==> flow/design.v <==
`timescale 1ns/1ns
module mux2x1( a, b, out, sel );
    input a, b, sel;
    output out;
    assign out = sel ? a : b;
endmodule
module mux2( sel, a, b, out );
    parameter bitwidth = 32 ;
    input  sel; 
    input  [bitwidth-1:0] a, b;
    output [bitwidth-1:0] out;
    assign out = sel ? a : b;
endmodule
module mux3( sel, a, b, c, out );
    parameter bitwidth = 32 ;
    input  [1:0]  sel; 
    input  [bitwidth-1:0] a, b, c;
    output [bitwidth-1:0] out;
    assign out = sel == 0 ? a : sel == 1 ? b : c;
endmodule
module add32(a, b, result);
    input  [31:0] a, b;
    output [31:0] result;
    assign result = a + b;
endmodule
module sign_extend( immed_in, ext_immed_out );
	input  [15:0] immed_in;
	output [31:0] ext_immed_out;
	assign ext_immed_out = { { 16{immed_in[15]} }, immed_in };
endmodule
module reg32(clk, rst, d_in, d_out );
    input  clk, rst;
    input  [31:0] d_in;
    output reg [31:0] d_out;
    always @(posedge clk) begin
        if (rst)
            d_out <= 32'b0;
      else 
            d_out <= d_in;
    end
endmodule
module ALU_Slice( a, b, cin, cout, inv, ctl, out );
    input a, b, cin, inv;
    input [2:0] ctl;
    output cout, out;
    wire and_out, or_out, fa_out;
    wire bx, e1, e2, e3;
    parameter ALU_add = 3'b010;
    parameter ALU_sub = 3'b110;
    parameter ALU_and = 3'b000;
    parameter ALU_or = 3'b001;
    parameter ALU_slt = 3'b111;
    and (and_out, a, b);
    or (or_out, a, b);
    xor (bx, b, inv);
    xor (e1, a, bx);
    and (e2, a, bx);
    and (e3, e1, cin);
    or (cout, e2, e3);
    xor (fa_out, e1, cin);
    assign out = ctl[1] ? fa_out : (ctl[0] ? or_out : and_out);
endmodule
`timescale 1ns/1ns
module Shifter( a, b, result );
    input [31:0] a, b;
    output [31:0] result;     
    wire[31:0] w[0:5];
    assign w[0] = a;
    genvar i, j;
    for( i = 0 ; i < 5 ; i = i + 1 ) begin
        for( j = 2**i-1 ; j >= 0 ; j = j - 1 )  
            mux2x1 mux( .a(1'b0), .b(w[i][j]), .out(w[i+1][j]), .sel(b[i]) );
        for( j = 2**i ; j < 32 ; j = j + 1 )
            mux2x1 mux( .a(w[i][j-2**i]), .b(w[i][j]), .out(w[i+1][j]), .sel(b[i]) );
    end
    assign result = w[5] ;  
endmodule
module ALU( ctl, a, b, result, zero );
    input [2:0]   ctl ;
    input [31:0]  a, b ;
    output [31:0] result ;
    output zero ;
    wire [31:0] c, ALUOut, ShifterOut;
    wire inv;
    parameter ALU_sll = 3'b011;
    parameter ALU_add = 3'b010;
    parameter ALU_sub = 3'b110;
    parameter ALU_and = 3'b000;
    parameter ALU_or = 3'b001;
    parameter ALU_slt = 3'b111;
    assign inv = (ctl == ALU_sub || ctl == ALU_slt);
    genvar i;
    ALU_Slice slice( .a(a[0]), .b(b[0]), .cin(inv), .cout(c[0]), .ctl(ctl), .out(ALUOut[0]), .inv(inv) );
    for(i = 1 ; i<32 ; i=i+1)
        ALU_Slice slice( .a(a[i]), .b(b[i]), .cin(c[i-1]), .cout(c[i]), .ctl(ctl), .out(ALUOut[i]), .inv(inv) );
    Shifter shifter( .a(a), .b(b), .result(ShifterOut) );
    assign result = ( ctl == ALU_sll ? ShifterOut :
                      ctl == ALU_slt ? {31'b0, ALUOut[31]} : ALUOut); 
    assign zero = (result == 32'b0);
endmodule
module alu_ctl(ALUOp, Funct, ALUOperation, DIVU, ALUSEL);
    input  [1:0] ALUOp;
    input  [5:0] Funct;
    output reg DIVU;
    output reg [1:0] ALUSEL;
    output reg [2:0] ALUOperation;
    parameter F_sll = 6'd0;
    parameter F_mfhi = 6'd10;
    parameter F_mflo = 6'd12;
    parameter F_divu = 6'd27;
    parameter F_add = 6'd32;
    parameter F_sub = 6'd34;
    parameter F_and = 6'd36;
    parameter F_or = 6'd37;
    parameter F_slt = 6'd42;
    parameter ALU_sll = 3'b011;
    parameter ALU_add = 3'b010;
    parameter ALU_sub = 3'b110;
    parameter ALU_and = 3'b000;
    parameter ALU_or = 3'b001;
    parameter ALU_slt = 3'b111;
    always @(*) begin
        ALUSEL = 2;
        DIVU = 1'b0;
        ALUOperation = ALU_and;
        case (ALUOp)
        2'b00 : ALUOperation = ALU_add;
        2'b01 : ALUOperation = ALU_sub;
        2'b11 : ALUOperation = ALU_or ;
        2'b10 : case (Funct)
                F_sll : ALUOperation = ALU_sll;
                F_add : ALUOperation = ALU_add;
                F_sub : ALUOperation = ALU_sub;
                F_and : ALUOperation = ALU_and;
                F_or : ALUOperation = ALU_or;
                F_slt : ALUOperation = ALU_slt;
                F_divu: DIVU = 1;
                F_mfhi: ALUSEL = 0;
                F_mflo: ALUSEL = 1;
                default : ALUOperation = ALU_and;
                endcase
        default ALUOperation = ALU_and;
        endcase
    end
endmodule
module control( opcode, RegDst, ALUSrc, MemtoReg, RegWrite, 
                MemRead, MemWrite, Branch, Jump, ALUOp, bne);
    input  [5:0] opcode;
    output reg RegDst, ALUSrc, MemtoReg, RegWrite, MemRead, MemWrite, Branch, Jump, bne;
    output reg [1:0] ALUOp;
    parameter R_FORMAT = 6'd0;
    parameter LW = 6'd35;
    parameter SW = 6'd43;
    parameter BEQ = 6'd4;
    parameter BNE = 6'd5;    
    parameter ORI = 6'd13;
	parameter J = 6'd2;
	parameter NOP = 6'd63;
    always @(*) begin
        case ( opcode )
            R_FORMAT : 
            begin
                RegDst = 1'b1; ALUSrc = 1'b0; MemtoReg = 1'b0; RegWrite = 1'b1; MemRead = 1'b0; 
                MemWrite = 1'b0; Branch = 1'b0; Jump = 1'b0; ALUOp = 2'b10; bne = 1'd0 ;
            end
            LW :
            begin
                RegDst = 1'b0; ALUSrc = 1'b1; MemtoReg = 1'b1; RegWrite = 1'b1; MemRead = 1'b1; 
                MemWrite = 1'b0; Branch = 1'b0; Jump = 1'b0; ALUOp = 2'b00; bne = 1'd0 ;
            end
            SW :
            begin
                RegDst = 1'b0; ALUSrc = 1'b1; MemtoReg = 1'b0; RegWrite = 1'b0; MemRead = 1'b0; 
                MemWrite = 1'b1; Branch = 1'b0; Jump = 1'b0; ALUOp = 2'b00; bne = 1'd0;
            end
            ORI :
            begin
                RegDst = 1'b0; ALUSrc = 1'b1; MemtoReg = 1'b0; RegWrite = 1'b1; MemRead = 1'b0; 
                MemWrite = 1'b0; Branch = 1'b0; Jump = 1'b0; ALUOp = 2'b11; bne = 1'd0;
            end
            BEQ :
            begin
                RegDst = 1'b0; ALUSrc = 1'b0; MemtoReg = 1'b0; RegWrite = 1'b0; MemRead = 1'b0; 
                MemWrite = 1'b0; Branch = 1'b1; Jump = 1'b0; ALUOp = 2'b01; bne = 1'd0;
            end
            BNE :
            begin
                RegDst = 1'b0; ALUSrc = 1'b0; MemtoReg = 1'b0; RegWrite = 1'b0; MemRead = 1'b0; 
                MemWrite = 1'b0; Branch = 1'b1; Jump = 1'b0; ALUOp = 2'b01; bne = 1'd1 ;
            end
            J :
            begin
                RegDst = 1'b0; ALUSrc = 1'b0; MemtoReg = 1'b0; RegWrite = 1'b0; MemRead = 1'b0; 
                MemWrite = 1'b0; Branch = 1'b0; Jump = 1'b1; ALUOp = 2'b01; bne = 1'd0 ;
            end
            NOP :
            begin
                RegDst=1'b0; ALUSrc=1'b0; MemtoReg=1'b0; RegWrite=1'b0; MemRead=1'b0; 
                MemWrite=1'b0; Branch=1'b0; Jump = 1'b0; ALUOp = 2'b00;  bne = 1'd0 ;
            end
            default
            begin
                RegDst=1'b0; ALUSrc=1'b0; MemtoReg=1'b0; RegWrite=1'b0; MemRead=1'b0; 
                MemWrite=1'b0; Branch=1'b0; Jump = 1'b0; ALUOp = 2'b00;  bne = 1'd0 ;
            end
        endcase
    end
endmodule
module Divider( clk, rst, a, b, result );
    input  clk, rst ;
    input  [31:0] a ;
    input  [31:0] b ;
    output [63:0] result ;
    reg [31:0] REM;
    reg [31:0] QUO;
    reg [31:0] div;
    reg [5:0]  counter;
    wire [32:0] part;
    wire [32:0] diff;
    assign part = {REM, QUO[31]};
    assign diff = part - {1'b0, div};
    always @( posedge clk ) begin
        if ( rst ) begin
            REM <= 32'd0;
            QUO <= a;
            div <= b;
            counter <= 6'd32;
        end
        else if ( counter != 6'd0 ) begin
            if ( part >= {1'b0, div} ) begin
                REM <= diff[31:0];
                QUO <= {QUO[30:0], 1'b1};
            end
            else begin
                REM <= part[31:0];
                QUO <= {QUO[30:0], 1'b0};
            end
            counter <= counter - 6'd1;
        end
    end
    assign result = {REM, QUO};
endmodule
module HiLo( clk, DivAns, HiOut, LoOut );
    input clk ;
    input [63:0] DivAns ;
    output [31:0] HiOut, LoOut ;
    reg [63:0] REM;
    always@( posedge clk )
        REM <= DivAns;
    assign HiOut = REM[63:32];
    assign LoOut = REM[31:0];
endmodule
module Hazard( clk, rst, stay, instr, instr_out );
    input clk, rst;
    input [31:0] instr;
    output [31:0] instr_out;
    output stay;
    reg [5:0] counter;
    reg [5:0] bubbles;
    wire [5:0] opcode;
    wire [5:0] funct;
    wire issue;
    assign opcode = instr[31:26];
    assign funct = instr[5:0];
    parameter instr_NOP = 32'hFC000000;
    always @(*) begin
        if (opcode == 6'd2 || opcode == 6'd4 || opcode == 6'd5)       
            bubbles = 6'd3;
        else if (opcode == 6'd0 && funct == 6'd27)                   
            bubbles = 6'd34;
        else if (opcode == 6'd0 || opcode == 6'd35 || opcode == 6'd13)  
            bubbles = 6'd3;
        else
            bubbles = 6'd0;
    end
    assign issue = (counter == 6'd0);
    assign instr_out = issue ? instr : instr_NOP;
    assign stay = ~issue;
    always @(posedge clk) begin
        if (rst)
            counter <= 6'd0;
        else if (issue)
            counter <= bubbles;
        else
            counter <= counter - 6'd1;
    end
endmodule
module reg_file(clk, RegWrite, RN1, RN2, WN, WD, RD1, RD2);
    input  clk, RegWrite;
    input  [4:0] RN1, RN2, WN;
    input  [31:0] WD;
    output [31:0] RD1, RD2; 
    wire[4:0] RN1, RN2;
    reg [31:0] RD1, RD2;
    reg [31:0] file_array[31:1];
    always @(*) begin
      RD1 = (RN1 == 5'd0) ? 32'd0 : file_array[RN1];
    end
    always @(*) begin
      RD2 = (RN2 == 5'd0) ? 32'd0 : file_array[RN2];
    end
    always @(posedge clk)
        if(RegWrite && WN != 0)
            file_array[WN] <= WD;
endmodule 
module reg_IF_ID( clk, rst, pc_incr, instr, pc_incr_out, instr_out );  
	input   clk, rst ;
	input  [31:0] pc_incr, instr;
    output reg [31:0] pc_incr_out, instr_out;
	always @(posedge clk)begin
		if (rst) begin
			pc_incr_out <= 32'd0;
			instr_out <= 32'd0;
		end
		else begin
			pc_incr_out <= pc_incr;
			instr_out <= instr;
		end
	end
endmodule
module reg_ID_EX( opcode, clk, rst, RegDst, ALUSrc, ALUOp, MemRead, MemWrite, Branch, MemtoReg, RegWrite, bne,
                  rfile_rd1, rfile_rd2, ext_immed, rt, rd, pc_incr,
                   opcode_out, RegDst_out, ALUSrc_out, ALUOp_out, MemRead_out, MemWrite_out, Branch_out, MemtoReg_out,RegWrite_out, bne_out,
                  rfile_rd1_out , rfile_rd2_out, ext_immed_out, rt_out, rd_out, pc_incr_out );
  input clk, rst, RegDst, ALUSrc, MemRead, MemWrite, Branch, MemtoReg, RegWrite, bne;
  input [1:0]  ALUOp;
  input [4:0]  rt, rd ;
  input [31:0] ext_immed, rfile_rd1, rfile_rd2, pc_incr ;  
  input[5:0] opcode;
  output reg [5:0] opcode_out;
  output reg RegDst_out, ALUSrc_out, MemRead_out, MemWrite_out, Branch_out, MemtoReg_out, RegWrite_out, bne_out;  
  output reg [1:0]  ALUOp_out;
  output reg [4:0] rt_out, rd_out ;
  output reg [31:0] ext_immed_out, rfile_rd1_out, rfile_rd2_out, pc_incr_out ;
    always @(posedge clk) begin
		if (rst) begin
			pc_incr_out <= 32'd0;
      opcode_out <= 6'd0;
            RegDst_out <= RegDst;
            ALUSrc_out <= 0;
            ALUOp_out <= 2'd0;
            MemWrite_out <=0;
            Branch_out <= 0;
            MemRead_out <= 0;
            MemtoReg_out <= 0;
            RegWrite_out <= 0;
            ext_immed_out <= 32;
            rt_out <= 5'd0;
            rd_out <= 5'd0;
            rfile_rd1_out <= 32'd0;
            rfile_rd2_out <= 32'd0;
            bne_out <= 1'd0;
		end
        else begin
  opcode_out <= opcode;
            RegDst_out <= RegDst;
            ALUSrc_out <= ALUSrc;
            ALUOp_out <= ALUOp;
            MemRead_out <= MemRead;
            MemWrite_out <= MemWrite;
            Branch_out <= Branch;
            MemtoReg_out <= MemtoReg;
            RegWrite_out <= RegWrite;
            ext_immed_out <= ext_immed;
            rt_out <= rt;
            rd_out <= rd;
            rfile_rd1_out <= rfile_rd1;
            rfile_rd2_out <= rfile_rd2;
            pc_incr_out <= pc_incr;  
            bne_out <= bne;
        end
	end
endmodule
module reg_EX_MEM( opcode, funct, clk,reset, 
                   RW, MtoR, MR, MW, Branch, bne,  
                   ext_immed, zero, aluANS, rd2, WN,b_tgt,   
                   opcode_out, funct_out, RW_out, MtoR_out, MR_out, MW_out, Branch_out, bne_out,  
                   ext_immed_out, zero_out, aluANS_out, rd2_out, WN_out, b_tgt_out );  
	input  clk,reset, bne;
	input RW, MtoR, MR, MW, Branch ;
  input[31:0] ext_immed, aluANS, rd2, b_tgt ;
  input[4:0] WN;
  input[5:0] funct, opcode ;
	input zero;
  output reg [5:0] funct_out, opcode_out ;
	output  RW_out, MtoR_out, MR_out, MW_out, Branch_out, bne_out;
    output[31:0] ext_immed_out, aluANS_out, rd2_out, b_tgt_out ;
    output[4:0] WN_out;
	output zero_out;
	reg  RW_out, MtoR_out, MR_out, MW_out, Branch_out;
	reg[31:0] ext_immed_out, aluANS_out, rd2_out, b_tgt_out;
  reg[4:0] WN_out;
  reg zero_out, bne_out ;  
    always @( posedge clk ) begin  
        opcode_out <= 5'd0;
        if(reset) begin
      funct_out <= 5'd0;
			ext_immed_out <=32'd0;
			zero_out <=1'd0;
			aluANS_out <=32'd0;
			rd2_out <=32'd0;
			WN_out <=5'd0;
			RW_out <=1'd0;
			MtoR_out <=1'd0;
			MR_out <=1'd0;
			MW_out <=1'd0;
            Branch_out <= 32'd0;
            bne_out <= 1'd0;
            b_tgt_out <= 1'd0;
		end
		else begin
      opcode_out <= opcode;
      funct_out <= funct;
			ext_immed_out<= ext_immed;
			zero_out<=zero;
			aluANS_out<=aluANS;
			rd2_out<=rd2;
			WN_out<=WN;
			RW_out<=RW;
			MtoR_out<=MtoR;
			MR_out<=MR;
			MW_out<=MW;
			Branch_out<=Branch;
            bne_out <= bne;
            b_tgt_out <= b_tgt;
		end
	end
endmodule
module reg_MEM_WB( opcode, funct, clk, rst, regWrite, memtoReg, dataMemrd, ALU_result, WN,
                   opcode_out, funct_out, regWrite_out, memtoReg_out, dataMemrd_out, ALU_result_out, WN_out) ;
    input clk, rst, regWrite, memtoReg ;
    input [4:0] WN;
    input [31:0] dataMemrd, ALU_result; 
  input[5:0] funct, opcode;
    output regWrite_out, memtoReg_out ;
    output [4:0] WN_out ;
    output [31:0] dataMemrd_out, ALU_result_out ;
  output reg [5:0] funct_out, opcode_out;
    reg  regWrite_out, memtoReg_out ;
    reg [4:0] WN_out ;
    reg [31:0] dataMemrd_out, ALU_result_out ;
    always@(posedge clk )begin
        if ( rst ) begin
          opcode_out <= 5'd0;
          funct_out <= 5'd0;
            regWrite_out <= 0;
            memtoReg_out <= 0; 
            dataMemrd_out <= 32'd0;
            ALU_result_out <= 32'd0;
            WN_out <= 5'd0;
        end 
        else begin
          opcode_out <= opcode;
            funct_out <= funct;
            regWrite_out <= regWrite;
            memtoReg_out <= memtoReg;
            dataMemrd_out <= dataMemrd;
            ALU_result_out <= ALU_result;
            WN_out <= WN;
        end
    end  
endmodule
    module mips_pipeline(clk, rst, imem_addr, imem_rdata, dmem_addr, dmem_wdata, dmem_we, dmem_rdata);
    input clk, rst;
    output [31:0] imem_addr;
    input  [31:0] imem_rdata;
    output [31:0] dmem_addr, dmem_wdata;
    output dmem_we;
    input  [31:0] dmem_rdata;
    wire [31:0] pc, pc_incr, ID_pc_incr, pc_next, dmem_rdata_w, jump_addr, branch_addr, wd;
    wire [31:0] instr, ID_instr, IF_instr;
    wire [31:0] alu_b, b_tgt, EX_b_tgt;
    wire RegWrite, Branch, PCSrc, RegDst, MemtoReg, MemRead, MemWrite, ALUSrc, Zero, Jump, bne, ID_RegWrite;
    wire [1:0] ALUOp;
    wire [2:0] Operation;
    reg32 PC( .clk(clk), .rst(rst), .d_in(pc_next), .d_out(pc) );
    wire stay;
    wire[31:0] pc_add;
    assign imem_addr = pc;
    assign IF_instr = imem_rdata;
    Hazard hazard( .clk(clk), .rst(rst), .stay(stay), .instr(IF_instr), .instr_out(instr) );
    add32 PCADD( .a(pc), .b(32'd4), .result(pc_incr) );  
    mux2 #(32) STMUX( .sel(stay), .a(pc), .b(pc_incr), .out(pc_add) );
    mux2 #(32) PCMUX( .sel(PCSrc), .a(b_tgt), .b(pc_add), .out(branch_addr) );
    mux2 #(32) JMUX( .sel(Jump), .a(jump_addr), .b(branch_addr), .out(pc_next) );
      reg_IF_ID REG_IF_ID( .clk(clk), .rst(rst), .pc_incr(pc_incr), .instr(instr), .pc_incr_out(ID_pc_incr),   .instr_out(ID_instr));
    wire [1:0] EX_ALUOp;
    wire [5:0] opcode;
    wire [4:0] rs, rt, rd, wn;
    wire [15:0] immed;
    wire [25:0] jumpoffset;
    wire [31:0] ext_immed, EX_pc_incr, EX_instr;
    wire [31:0] rd1, rd2;
    wire ID_MemWrite, EX_RegDst, EX_ALUSrc, EX_MemRead, EX_MemWrite, EX_Branch, EX_MemtoReg, EX_RegWrite;
    assign opcode = ID_instr[31:26];
    assign rs = ID_instr[25:21];
    assign rt = ID_instr[20:16];
    assign rd = ID_instr[15:11];
    assign immed = ID_instr[15:0];
    assign jumpoffset = ID_instr[25:0];
    assign jump_addr = { ID_pc_incr[31:28], jumpoffset, 2'b00 };
    sign_extend SignExtend( .immed_in(immed), .ext_immed_out(ext_immed) );
	reg_file RegFile( .clk(clk), .RegWrite(RegWrite), .RN1(rs), .RN2(rt), .WN(wn), 
					  .WD(wd), .RD1(rd1), .RD2(rd2) );
    control CTL(.opcode(opcode), .RegDst(RegDst), .ALUSrc(ALUSrc), .MemtoReg(MemtoReg), 
                .RegWrite(ID_RegWrite), .MemRead(MemRead), .MemWrite(ID_MemWrite), .Branch(Branch), 
              .Jump(Jump), .ALUOp(ALUOp), .bne(bne));
      wire [5:0] EX_opcode;
    wire EX_bne;
    wire [4:0]  EX_wn, EX_rd, EX_rt;
    wire [31:0] EX_ext_immed, EX_rd1, EX_rd2;
      reg_ID_EX REG_ID_EX(.opcode(opcode), .clk(clk), .rst(rst), .RegDst(RegDst), .ALUSrc(ALUSrc), .ALUOp(ALUOp), .MemRead(MemRead), .MemWrite(ID_MemWrite), .Branch(Branch), .MemtoReg(MemtoReg), .RegWrite(ID_RegWrite), .bne(bne), .rfile_rd1(rd1), .rfile_rd2(rd2), .ext_immed(ext_immed), .rt(rt), .rd(rd), .pc_incr(ID_pc_incr),
                         .opcode_out(EX_opcode),.RegDst_out(EX_RegDst), .ALUSrc_out(EX_ALUSrc), .ALUOp_out(EX_ALUOp), 
                         .MemRead_out(EX_MemRead), .MemWrite_out(EX_MemWrite), .Branch_out(EX_Branch),     
                         .MemtoReg_out(EX_MemtoReg),.RegWrite_out(EX_RegWrite), 
                        .bne_out(EX_bne) , .rfile_rd1_out(EX_rd1), .rfile_rd2_out(EX_rd2),   .ext_immed_out(EX_ext_immed), 
                         .rt_out(EX_rt), .rd_out(EX_rd), .pc_incr_out(EX_pc_incr) );
    wire MEM_zero, MEM_bne, DIVU ;
    wire [1:0] ALUSEL;
    wire [5:0] MEM_funct, funct, MEM_opcode;
    wire [4:0] MEM_shamt, shamt, MEM_wn;
    wire [31:0] MEM_ext_immed, MEM_pc_incr, MEM_instr;  
    wire [31:0] MEM_rd1, MEM_rd2, MEM_aluANS, MEM_result ;  
    wire MEM_RegDst, MEM_ALUSrc, MEM_MemRead, MEM_MemWrite, MEM_Branch, MEM_MemtoReg;
    wire [63:0] div_out ;
    wire [31:0] hi, lo, alu_out;
    wire [31:0] result, b_offset; 
    assign funct = EX_ext_immed[5:0]; 
    assign shamt = EX_ext_immed[10:6];
    assign b_offset = EX_ext_immed << 2;  
      add32 BRADD( .a(EX_pc_incr), .b(b_offset), .result(EX_b_tgt) ); 
    mux2 #(32) ALUMUX( .sel(EX_ALUSrc), .a(EX_ext_immed), .b(EX_rd2), .out(alu_b) );  
    alu_ctl ALUCTL( .ALUOp(EX_ALUOp), .Funct(funct), .ALUOperation(Operation), .DIVU(DIVU), .ALUSEL(ALUSEL) );  
    Divider divider( .clk(clk), .rst(DIVU), .a(EX_rd1), .b(EX_rd2), .result(div_out) );
    HiLo HILO( .clk(clk), .DivAns(div_out), .HiOut(hi), .LoOut(lo) );
      ALU alu( .ctl(Operation), .a(EX_rd1), .b(alu_b), .result(alu_out), .zero(Zero)); 
      mux3 ALURMUX( .sel(ALUSEL), .a(hi), .b(lo), .c(alu_out), .out(result) );     
      mux2 #(5)  RFMUX( .sel(EX_RegDst), .a(EX_rd), .b(EX_rt), .out(EX_wn) );  
      reg_EX_MEM REG_EX_MEM( .opcode(EX_opcode), .funct(funct),  .clk (clk) , .reset(rst), .RW(EX_RegWrite), .MtoR(EX_MemtoReg), .MR(EX_MemRead), .MW(EX_MemWrite),.Branch(EX_Branch), .bne(EX_bne), .ext_immed(EX_ext_immed), .zero(Zero), .rd2(EX_rd2), .WN(EX_wn), .aluANS(result), .b_tgt(EX_b_tgt), 
                            .opcode_out(MEM_opcode), .funct_out(MEM_funct), .RW_out(MEM_RegWrite), .MtoR_out(MEM_MemtoReg), .MR_out(MEM_MemRead), .MW_out(MEM_MemWrite), .Branch_out(MEM_Branch), .bne_out(MEM_bne),                       .ext_immed_out(MEM_ext_immed), .zero_out(MEM_zero), .aluANS_out(MEM_result), .rd2_out(MEM_rd2), .WN_out(MEM_wn), .b_tgt_out(b_tgt) ) ;
    wire[5:0]  WB_opcode;
    wire[31:0] WB_dataMemrd, WB_result;
    wire WB_Branch, WB_MemtoReg, MEM_cmp;
    wire [4:0] MUX;
      wire [5:0] WB_funct;
    xor (MEM_cmp, MEM_bne, MEM_zero);
    and BRAND(PCSrc, MEM_cmp, MEM_Branch);
      assign dmem_addr = MEM_result;
      assign dmem_wdata = MEM_rd2;
      assign dmem_we = MEM_MemWrite;
      assign dmem_rdata_w = dmem_rdata;
      reg_MEM_WB REG_MEM_WB( .opcode(MEM_opcode), .funct(MEM_funct), .clk(clk), .rst(rst), .regWrite(MEM_RegWrite), .memtoReg(MEM_MemtoReg), .dataMemrd(dmem_rdata_w), .ALU_result(MEM_result), .WN(MEM_wn), .opcode_out(WB_opcode), .funct_out(WB_funct), .regWrite_out(RegWrite), .memtoReg_out(WB_MemtoReg), .dataMemrd_out(WB_dataMemrd), .ALU_result_out(WB_result), .WN_out(wn) ) ;
    mux2 #(32) WRMUX(  .sel(WB_MemtoReg), .a(WB_dataMemrd), .b(WB_result), .out(wd) );  
endmodule
======== Reports on mips_pipeline ========
What the tools print for mips_pipeline, step after step.
Lines are those of the file above, counted from 1.
Library cell names are shortened.
The mark - stands for no value.
set-up
  top module .............................. mips_pipeline
  clock ................................... clk
  standard-cell library ................... sky130hd
  timing corner ........................... tt_025C_1v80

======== Elaborated design ========
Counts by Yosys on the flattened word-level netlist (proc, flatten, opt, wreduce; memories kept). Print and check cells are left out. Cells with the same type and inputs are merged into one.
Memory sizes are those after Yosys's memory passes, which may raise the word count (mostly to a power of two), join words into wider ones and drop unused or constant bits.
storage and ports
  clocked read ports x word width ......... 64
  memories kept ........................... 1
  memory bits (writable) .................. 992
  word-level cells ........................ 618
  flip-flop bits (word level) ............. 513
  input port bits ......................... 66
  output and inout port bits .............. 97
operators by class
  reductions and logical operators ........ 30
  equality and inequality tests ........... 26
  order comparisons ....................... 1
  multiplexer cells ....................... 261
  bitwise operators ....................... 256
  $add $sub $neg .......................... 5
memory list
  memory              depth  width  read ports  wr ports  line  RTL
  RegFile.file_array  31     32     2           1         295   reg [31:0] file_array[31:1];
operator list
  operator                                                                number
  32-bit 2-to-1 mux                                                       14
  1-bit 2-to-1 mux                                                        235
  1-bit bitwise XOR                                                       97
  1-bit AND                                                               95
  1-bit bitwise OR                                                        63
  6-bit equality test (second input constant)                             7
  33-bit by 32-bit greater-or-equal comparator with 1-bit output          1
  32-bit by 3-bit adder with 32-bit output (second input constant)        1
  32-bit adder                                                            1
  32-bit subtractor                                                       1
  32-bit zero test                                                        1
  6-bit by 3-bit equality test with 1-bit output (second input constant)  4
  6-bit by 4-bit equality test with 1-bit output (second input constant)  4
  6-bit zero test                                                         4
  6-bit 2-to-1 mux                                                        3
  3-bit case mux with 5-bit select                                        1
  3-bit OR reduction                                                      4
  6-bit by 1-bit subtractor with 6-bit output (second input constant)     2
  6-bit by 2-bit equality test with 1-bit output (second input constant)  2
  6-bit by 5-bit equality test with 1-bit output (second input constant)  2
  3-bit case mux with 4-bit select                                        1
  2-bit OR reduction                                                      5
  5-bit zero test                                                         2
  5-bit 2-to-1 mux                                                        2
  2-bit case mux with 2-bit select                                        2
  3-bit equality test (second input constant)                             2
  6-bit nonzero test                                                      1
  2-bit case mux with 3-bit select                                        1
Not listed: further kinds 12, cells in them 21.

======== Longest topological paths ========
Longest topological path by Yosys (ltp), each cell counted once; first at word level (registers and memories cut), then after technology mapping (sequential cells cut; the memories' decode and read muxes count).
depth
  word-level depth ........................ 75
  ABC_AREA ................................ 0
  gate-level depth with buffers ........... 44
  mapped depth without buffers ............ 41

======== Synthesis result ========
Yosys stat after the flow's synthesis: flattened, memories mapped to cells. It holds for the ABC_AREA given above (unset counts as 0); a run with the other value may have another netlist.
cells by type
  cell      number  total area (um^2)
  edfxtp_1  1056    3.17E+04
  dfxtp_1   509     1.02E+04
  mux4_2    406     9143.77
  mux2i_1   364     3.64E+03
  nor2_1    490     1.84E+03
  a21oi_1   293     1.47E+03
  nand2_1   344     1.29E+03
  nor2b_1   165     1032.24
  clkbuf_1  262     983.443
  o21ai_0   181     905.869
  ha_1      68      850.816
  a221oi_1  75      656.88
  o211ai_1  87      653.126
  fa_1      32      640.614
  xnor2_1   67      586.813
  a22oi_1   69      517.997
  a211oi_1  67      502.982
  xor2_1    54      472.954
Not listed: further types 63, cells in them 664.
mapped netlist
  mapped flip-flops ....................... 1565
  synthesis area .......................... 71506.1 um^2
  cell count .............................. 5253
  sequential area ......................... 41900.2 um^2
  buffer cells ............................ 357
By module: a second synthesis without flattening, with its own total; a netlist apart from the flattened one above.
unflattened totals
  cells (unflattened synthesis) ........... 5865
  area (unflattened synthesis) ............ 80661.1 um^2
Each row is one instance without its submodules.
by module
  module              instances  sequential area (um^2)  area (um^2)  cells
  reg_file            1          29788.6                 46500.8      2601
  Divider             1          2682.6                  5994.5       600
  reg_ID_EX           1          3083.0                  4164.0       324
  reg_EX_MEM          1          3042.9                  4093.9       320
  add32               2          0.0                     1861.8       271
  mux2 (bitwidth=32)  5          0.0                     544.3        36
  mux2x1              160        0.0                     15.0         1
  reg_MEM_WB          1          1661.6                  2275.9       175
  ALU_Slice           32         0.0                     62.6         9
  reg_IF_ID           1          1281.2                  1918.1       135
  HiLo                1          1281.2                  1281.2       64
  reg32               1          640.6                   863.3        67
  mux3                1          0.0                     714.4        107
  ALU                 1          0.0                     708.2        131
Modules not listed: 7.

======== Worst setup path after synthesis ========
Source: OpenSTA report_checks on the synthesized netlist (no wires, ideal clock, input and output delay 20% of the period each), path of least setup slack; recovery checks are left aside. Register names are those of the netlist, which keeps one name where synthesis merged equal registers.
timing path after synthesis
  path kind ............................... reg2reg
  from .................................... register REG_ID_EX.ext_immed_out[0]
  to ...................................... register REG_EX_MEM.zero_out
  required time ........................... 14.939 ns
  setup slack ............................. -0.654 ns
  buffers on the path ..................... 2
  arrival ................................. 15.593 ns
  period .................................. 15.0 ns
  time at the first pin ................... 0.000 ns
  setup time .............................. 0.061 ns
  stages .................................. 43
  path delay .............................. 15.654 ns
  synthesis period reached ................ 15.654 ns
"path delay" = arrival - input delay + setup time.
"stages" counts driving pins, that of a launching flip-flop among them; a cell with two outputs on the path counts twice.
"synthesis period reached" is the clock period less the worst setup slack; recovery checks do not enter. This is arithmetic on one report: input and output delays are still those of the set period (20% each).
The rows between start and end are the longest chain of elaborated cells between them; the timing report does not say that the signal goes this way. Where chains are equally long, one stands for them.
A line is the first line of the expression or statement that the cell stems from. Yosys adds cells for indexed reads and writes and turns some case tables into memories.
on the way, after synthesis
  cell sequence ........................... dfxtp_1 -> buf_2 -> nor4b_2 -> a31oi_1 -> clkbuf_1 -> o21ai_0 -> fa_1 -> fa_1 -> fa_1 -> fa_1 -> fa_1 -> fa_1 -> fa_1 -> fa_1 -> fa_1 -> fa_1 -> fa_1 -> fa_1 -> (+7 left out) -> fa_1 -> fa_1 -> fa_1 -> fa_1 -> fa_1 -> fa_1 -> fa_1 -> fa_1 -> fa_1 -> fa_1 -> fa_1 -> xor2_1 -> o221ai_1 -> a21boi_0 -> a2111oi_0 -> nand4_1 -> nor4_1 -> and4_1
  length of the longest elaborated chain .. 74
  elaborated cells on any way between the ends .. 430
  classes of those cells .................. eq/ne (7); mux (229); logic (191); reduce/logical (3)
ends and longest elaborated chain, after synthesis
  element                           line  RTL
  start: declaration                334   output reg [31:0] ext_immed_out, rfile_rd1_out, rfile_rd2_out, pc_incr_out ;
  start: assignment                 347   ext_immed_out <= 32;
  start: assignment                 364   ext_immed_out <= ext_immed;
  6-bit equality test               130   2'b10 : case (Funct)
  3-bit case mux with 5-bit select  130
  3-bit case mux with 4-bit select  126   case (ALUOp)
  3-bit equality test               91    assign inv = (ctl == ALU_sub || ctl == ALU_slt);
  1-bit logical OR                  91
  1-bit bitwise XOR                 55    xor (bx, b, inv);
  1-bit bitwise XOR                 56    xor (e1, a, bx);
  (+60 left out)                    -
  1-bit AND                         58    and (e3, e1, cin);
  1-bit bitwise OR                  59    or (cout, e2, e3);
  1-bit bitwise XOR                 60    xor (fa_out, e1, cin);
  1-bit 2-to-1 mux                  61    assign out = ctl[1] ? fa_out : (ctl[0] ? or_out : and_out);
  32-bit 2-to-1 mux                 98    ctl == ALU_slt ? {31'b0, ALUOut[31]} : ALUOut);
  32-bit 2-to-1 mux                 97    assign result = ( ctl == ALU_sll ? ShifterOut :
  32-bit zero test                  99    assign zero = (result == 32'b0);
  end: assignment                   399   zero_out <=1'd0;
  end: assignment                   415   zero_out<=zero;
  end: declaration                  389   output zero_out;

======== Path in the finished layout ========
Path of least setup slack in the final report of run 1 (OpenROAD, finished layout, wires in). Where an end is a register, its clock arrival counts in the times.
timing path after layout
  path kind ............................... reg2reg
  from .................................... register REG_ID_EX.ext_immed_out[2]
  to ...................................... register REG_EX_MEM.aluANS_out[31]
  required time ........................... 9.30 ns
  time at the first pin ................... 0.81 ns
  buffers on the path ..................... 0
  setup time .............................. 0.14 ns
  setup slack ............................. -4.50 ns
  period .................................. 8.61 ns
  stages .................................. 41
  arrival ................................. 13.81 ns
The rows between start and end are the longest chain of elaborated cells between them; the timing report does not say that the signal goes this way. Where chains are equally long, one stands for them.
on the way, after layout
  cell sequence ........................... dfxtp_2 -> nor4b_4 -> a31oi_4 -> xnor2_2 -> fa_2 -> fa_2 -> fa_2 -> fa_2 -> fa_2 -> fa_2 -> fa_2 -> fa_2 -> fa_2 -> fa_2 -> fa_2 -> fa_2 -> fa_2 -> fa_2 -> (+5 left out) -> fa_2 -> fa_2 -> fa_2 -> fa_2 -> fa_2 -> fa_2 -> fa_2 -> fa_2 -> fa_2 -> fa_2 -> fa_2 -> xor2_2 -> o31ai_1 -> a221oi_1 -> o311ai_2 -> nand2b_1 -> o211ai_1 -> a21oi_1
  length of the longest elaborated chain .. 75
  elaborated cells on any way between the ends .. 189
  classes of those cells .................. eq/ne (10); mux (18); logic (158); reduce/logical (3)
ends and longest elaborated chain, after layout
  element                           line  RTL
  start: declaration                334   output reg [31:0] ext_immed_out, rfile_rd1_out, rfile_rd2_out, pc_incr_out ;
  start: assignment                 347   ext_immed_out <= 32;
  start: assignment                 364   ext_immed_out <= ext_immed;
  6-bit equality test               130   2'b10 : case (Funct)
  3-bit case mux with 5-bit select  130
  3-bit case mux with 4-bit select  126   case (ALUOp)
  3-bit equality test               91    assign inv = (ctl == ALU_sub || ctl == ALU_slt);
  1-bit logical OR                  91
  1-bit bitwise XOR                 55    xor (bx, b, inv);
  1-bit bitwise XOR                 56    xor (e1, a, bx);
  (+60 left out)                    -
  1-bit AND                         58    and (e3, e1, cin);
  1-bit bitwise OR                  59    or (cout, e2, e3);
  1-bit bitwise XOR                 60    xor (fa_out, e1, cin);
  1-bit 2-to-1 mux                  61    assign out = ctl[1] ? fa_out : (ctl[0] ? or_out : and_out);
  32-bit 2-to-1 mux                 98    ctl == ALU_slt ? {31'b0, ALUOut[31]} : ALUOut);
  32-bit 2-to-1 mux                 97    assign result = ( ctl == ALU_sll ? ShifterOut :
  32-bit 2-to-1 mux (2 in a row)    19    assign out = sel == 0 ? a : sel == 1 ? b : c;
  end: assignment                   400   aluANS_out <=32'd0;
  end: assignment                   416   aluANS_out<=aluANS;
  end: declaration                  387   output[31:0] ext_immed_out, aluANS_out, rd2_out, b_tgt_out ;

==> runs of mips_pipeline <==
Top module mips_pipeline; platform sky130hd; tools Yosys and OpenROAD; 6 stored runs in no particular order. Input and output delays are each 20% of the period that was set; the output load is 0.01 pF.
"clock period reached" is the run's clock period less its worst setup slack. It is reckoned from that one timing run; input and output delays stay at 20% of the period that was set.
"time used up by the worst setup path" means the part of the period allowed to the worst setup path (the constraints hold back 20% at inputs and 20% at outputs) less its slack; where the path has registers, the arrival times of their clocks count too.
By "power" is meant OpenSTA's value without simulated activity: inputs other than the clock are taken to toggle once in ten clock periods, and the tool carries that through the logic.

---- run 1 ----
settings
  CORE_UTILIZATION = 40
  PLACE_DENSITY = 0.6
  period_ns = 8.61
  CAP_MARGIN = 20
  CORE_MARGIN = 2
  SLEW_MARGIN = 20
results
  area of the synthesized netlist ......... 71506.1 um^2
  time used up by the worst setup path .... 13.11 ns
  worst setup path type ................... reg2reg
  utilization of the finished layout ...... 46.2%
  worst setup slack after layout .......... -4.503 ns
  clock period reached .................... 13.113 ns
  std-cell area (final layout) ............ 82210.1 um^2
  final worst hold slack .................. 0.366 ns
  total negative setup slack .............. -38.740 ns
  power ................................... 24.082 mW
  area of the die ......................... 182163.0 um^2

---- run 2 ----
settings
  CAP_MARGIN = 15
  CELL_PAD_IN_SITES_DETAIL_PLACEMENT = 2
  CELL_PAD_IN_SITES_GLOBAL_PLACEMENT = 2
  CORE_MARGIN = 6
  CORE_UTILIZATION = 19
  CTS_CLUSTER_DIAMETER = 368
  GPL_ROUTABILITY_DRIVEN = 0
  GPL_TIMING_DRIVEN = 1
  HOLD_SLACK_MARGIN = 0.21
  MAX_ROUTING_LAYER = met4
  PLACE_DENSITY_LB_ADDON = 0.17
  SETUP_SLACK_MARGIN = -0.5
  period_ns = 20.4
  SLEW_MARGIN = 20
results
  area of the synthesized netlist ......... 71506.1 um^2
  time used up by the worst setup path .... 17.26 ns
  worst setup path type ................... reg2reg
  utilization of the finished layout ...... 23.0%
  worst setup slack after layout .......... 3.140 ns
  clock period reached .................... 17.260 ns
  std-cell area (final layout) ............ 85817.3 um^2
  final worst hold slack .................. 0.373 ns
  total negative setup slack .............. 0.000 ns
  power ................................... 10.801 mW
  area of the die ......................... 391213.0 um^2

---- run 3 ----
settings
  CAP_MARGIN = 15
  CELL_PAD_IN_SITES_DETAIL_PLACEMENT = 2
  CELL_PAD_IN_SITES_GLOBAL_PLACEMENT = 0
  CORE_MARGIN = 9
  CORE_UTILIZATION = 19
  CTS_CLUSTER_DIAMETER = 368
  CTS_CLUSTER_SIZE = 79
  GPL_ROUTABILITY_DRIVEN = 0
  GPL_TIMING_DRIVEN = 1
  HOLD_SLACK_MARGIN = 0.21
  MAX_ROUTING_LAYER = met4
  PLACE_DENSITY_LB_ADDON = 0.17
  SETUP_SLACK_MARGIN = 2.37
  SLEW_MARGIN = 10
  TNS_END_PERCENT = 20
  period_ns = 20.4
results
  area of the synthesized netlist ......... 71506.1 um^2
  time used up by the worst setup path .... 17.05 ns
  worst setup path type ................... reg2reg
  utilization of the finished layout ...... 21.4%
  worst setup slack after layout .......... 3.355 ns
  clock period reached .................... 17.045 ns
  std-cell area (final layout) ............ 80069.3 um^2
  final worst hold slack .................. 0.370 ns
  total negative setup slack .............. 0.000 ns
  power ................................... 8.396 mW
  area of the die ......................... 398754.0 um^2

---- run 4 ----
settings
  CAP_MARGIN = 30
  CELL_PAD_IN_SITES_DETAIL_PLACEMENT = 1
  CORE_UTILIZATION = 27
  HOLD_SLACK_MARGIN = 0.27
  SLEW_MARGIN = 40
  TNS_END_PERCENT = 95
  period_ns = 9.79
  CORE_MARGIN = 2
results
  area of the synthesized netlist ......... 71506.1 um^2
  time used up by the worst setup path .... 13.18 ns
  worst setup path type ................... reg2reg
  utilization of the finished layout ...... 31.8%
  worst setup slack after layout .......... -3.391 ns
  clock period reached .................... 13.181 ns
  std-cell area (final layout) ............ 83704.0 um^2
  final worst hold slack .................. 0.370 ns
  total negative setup slack .............. -23.113 ns
  power ................................... 21.439 mW
  area of the die ......................... 268972.0 um^2

---- run 5 ----
settings
  CAP_MARGIN = 15
  CELL_PAD_IN_SITES_DETAIL_PLACEMENT = 1
  CELL_PAD_IN_SITES_GLOBAL_PLACEMENT = 2
  CORE_MARGIN = 9
  CORE_UTILIZATION = 19
  CTS_CLUSTER_DIAMETER = 368
  GPL_ROUTABILITY_DRIVEN = 0
  GPL_TIMING_DRIVEN = 1
  HOLD_SLACK_MARGIN = 0.21
  MAX_ROUTING_LAYER = met4
  PLACE_DENSITY_LB_ADDON = 0.17
  SETUP_SLACK_MARGIN = 4.63
  period_ns = 20.4
  SLEW_MARGIN = 20
results
  area of the synthesized netlist ......... 71506.1 um^2
  time used up by the worst setup path .... 15.26 ns
  worst setup path type ................... reg2reg
  utilization of the finished layout ...... 22.9%
  worst setup slack after layout .......... 5.142 ns
  clock period reached .................... 15.258 ns
  std-cell area (final layout) ............ 85652.1 um^2
  final worst hold slack .................. 0.354 ns
  total negative setup slack .............. 0.000 ns
  power ................................... 10.698 mW
  area of the die ......................... 398754.0 um^2

---- run 6 ----
settings
  CAP_MARGIN = 15
  CELL_PAD_IN_SITES_DETAIL_PLACEMENT = 2
  CELL_PAD_IN_SITES_GLOBAL_PLACEMENT = 2
  CORE_MARGIN = 8
  CORE_UTILIZATION = 19
  CTS_CLUSTER_DIAMETER = 263
  GPL_ROUTABILITY_DRIVEN = 0
  GPL_TIMING_DRIVEN = 1
  HOLD_SLACK_MARGIN = 0.21
  MAX_ROUTING_LAYER = met4
  PLACE_DENSITY_LB_ADDON = 0.06
  SETUP_SLACK_MARGIN = 2.88
  period_ns = 11.7
  SLEW_MARGIN = 20
results
  area of the synthesized netlist ......... 71506.1 um^2
  time used up by the worst setup path .... 13.31 ns
  worst setup path type ................... reg2reg
  utilization of the finished layout ...... 23.2%
  worst setup slack after layout .......... -1.609 ns
  clock period reached .................... 13.309 ns
  std-cell area (final layout) ............ 86998.4 um^2
  final worst hold slack .................. 0.361 ns
  total negative setup slack .............. -6.662 ns
  power ................................... 19.560 mW
  area of the die ......................... 396232.0 um^2
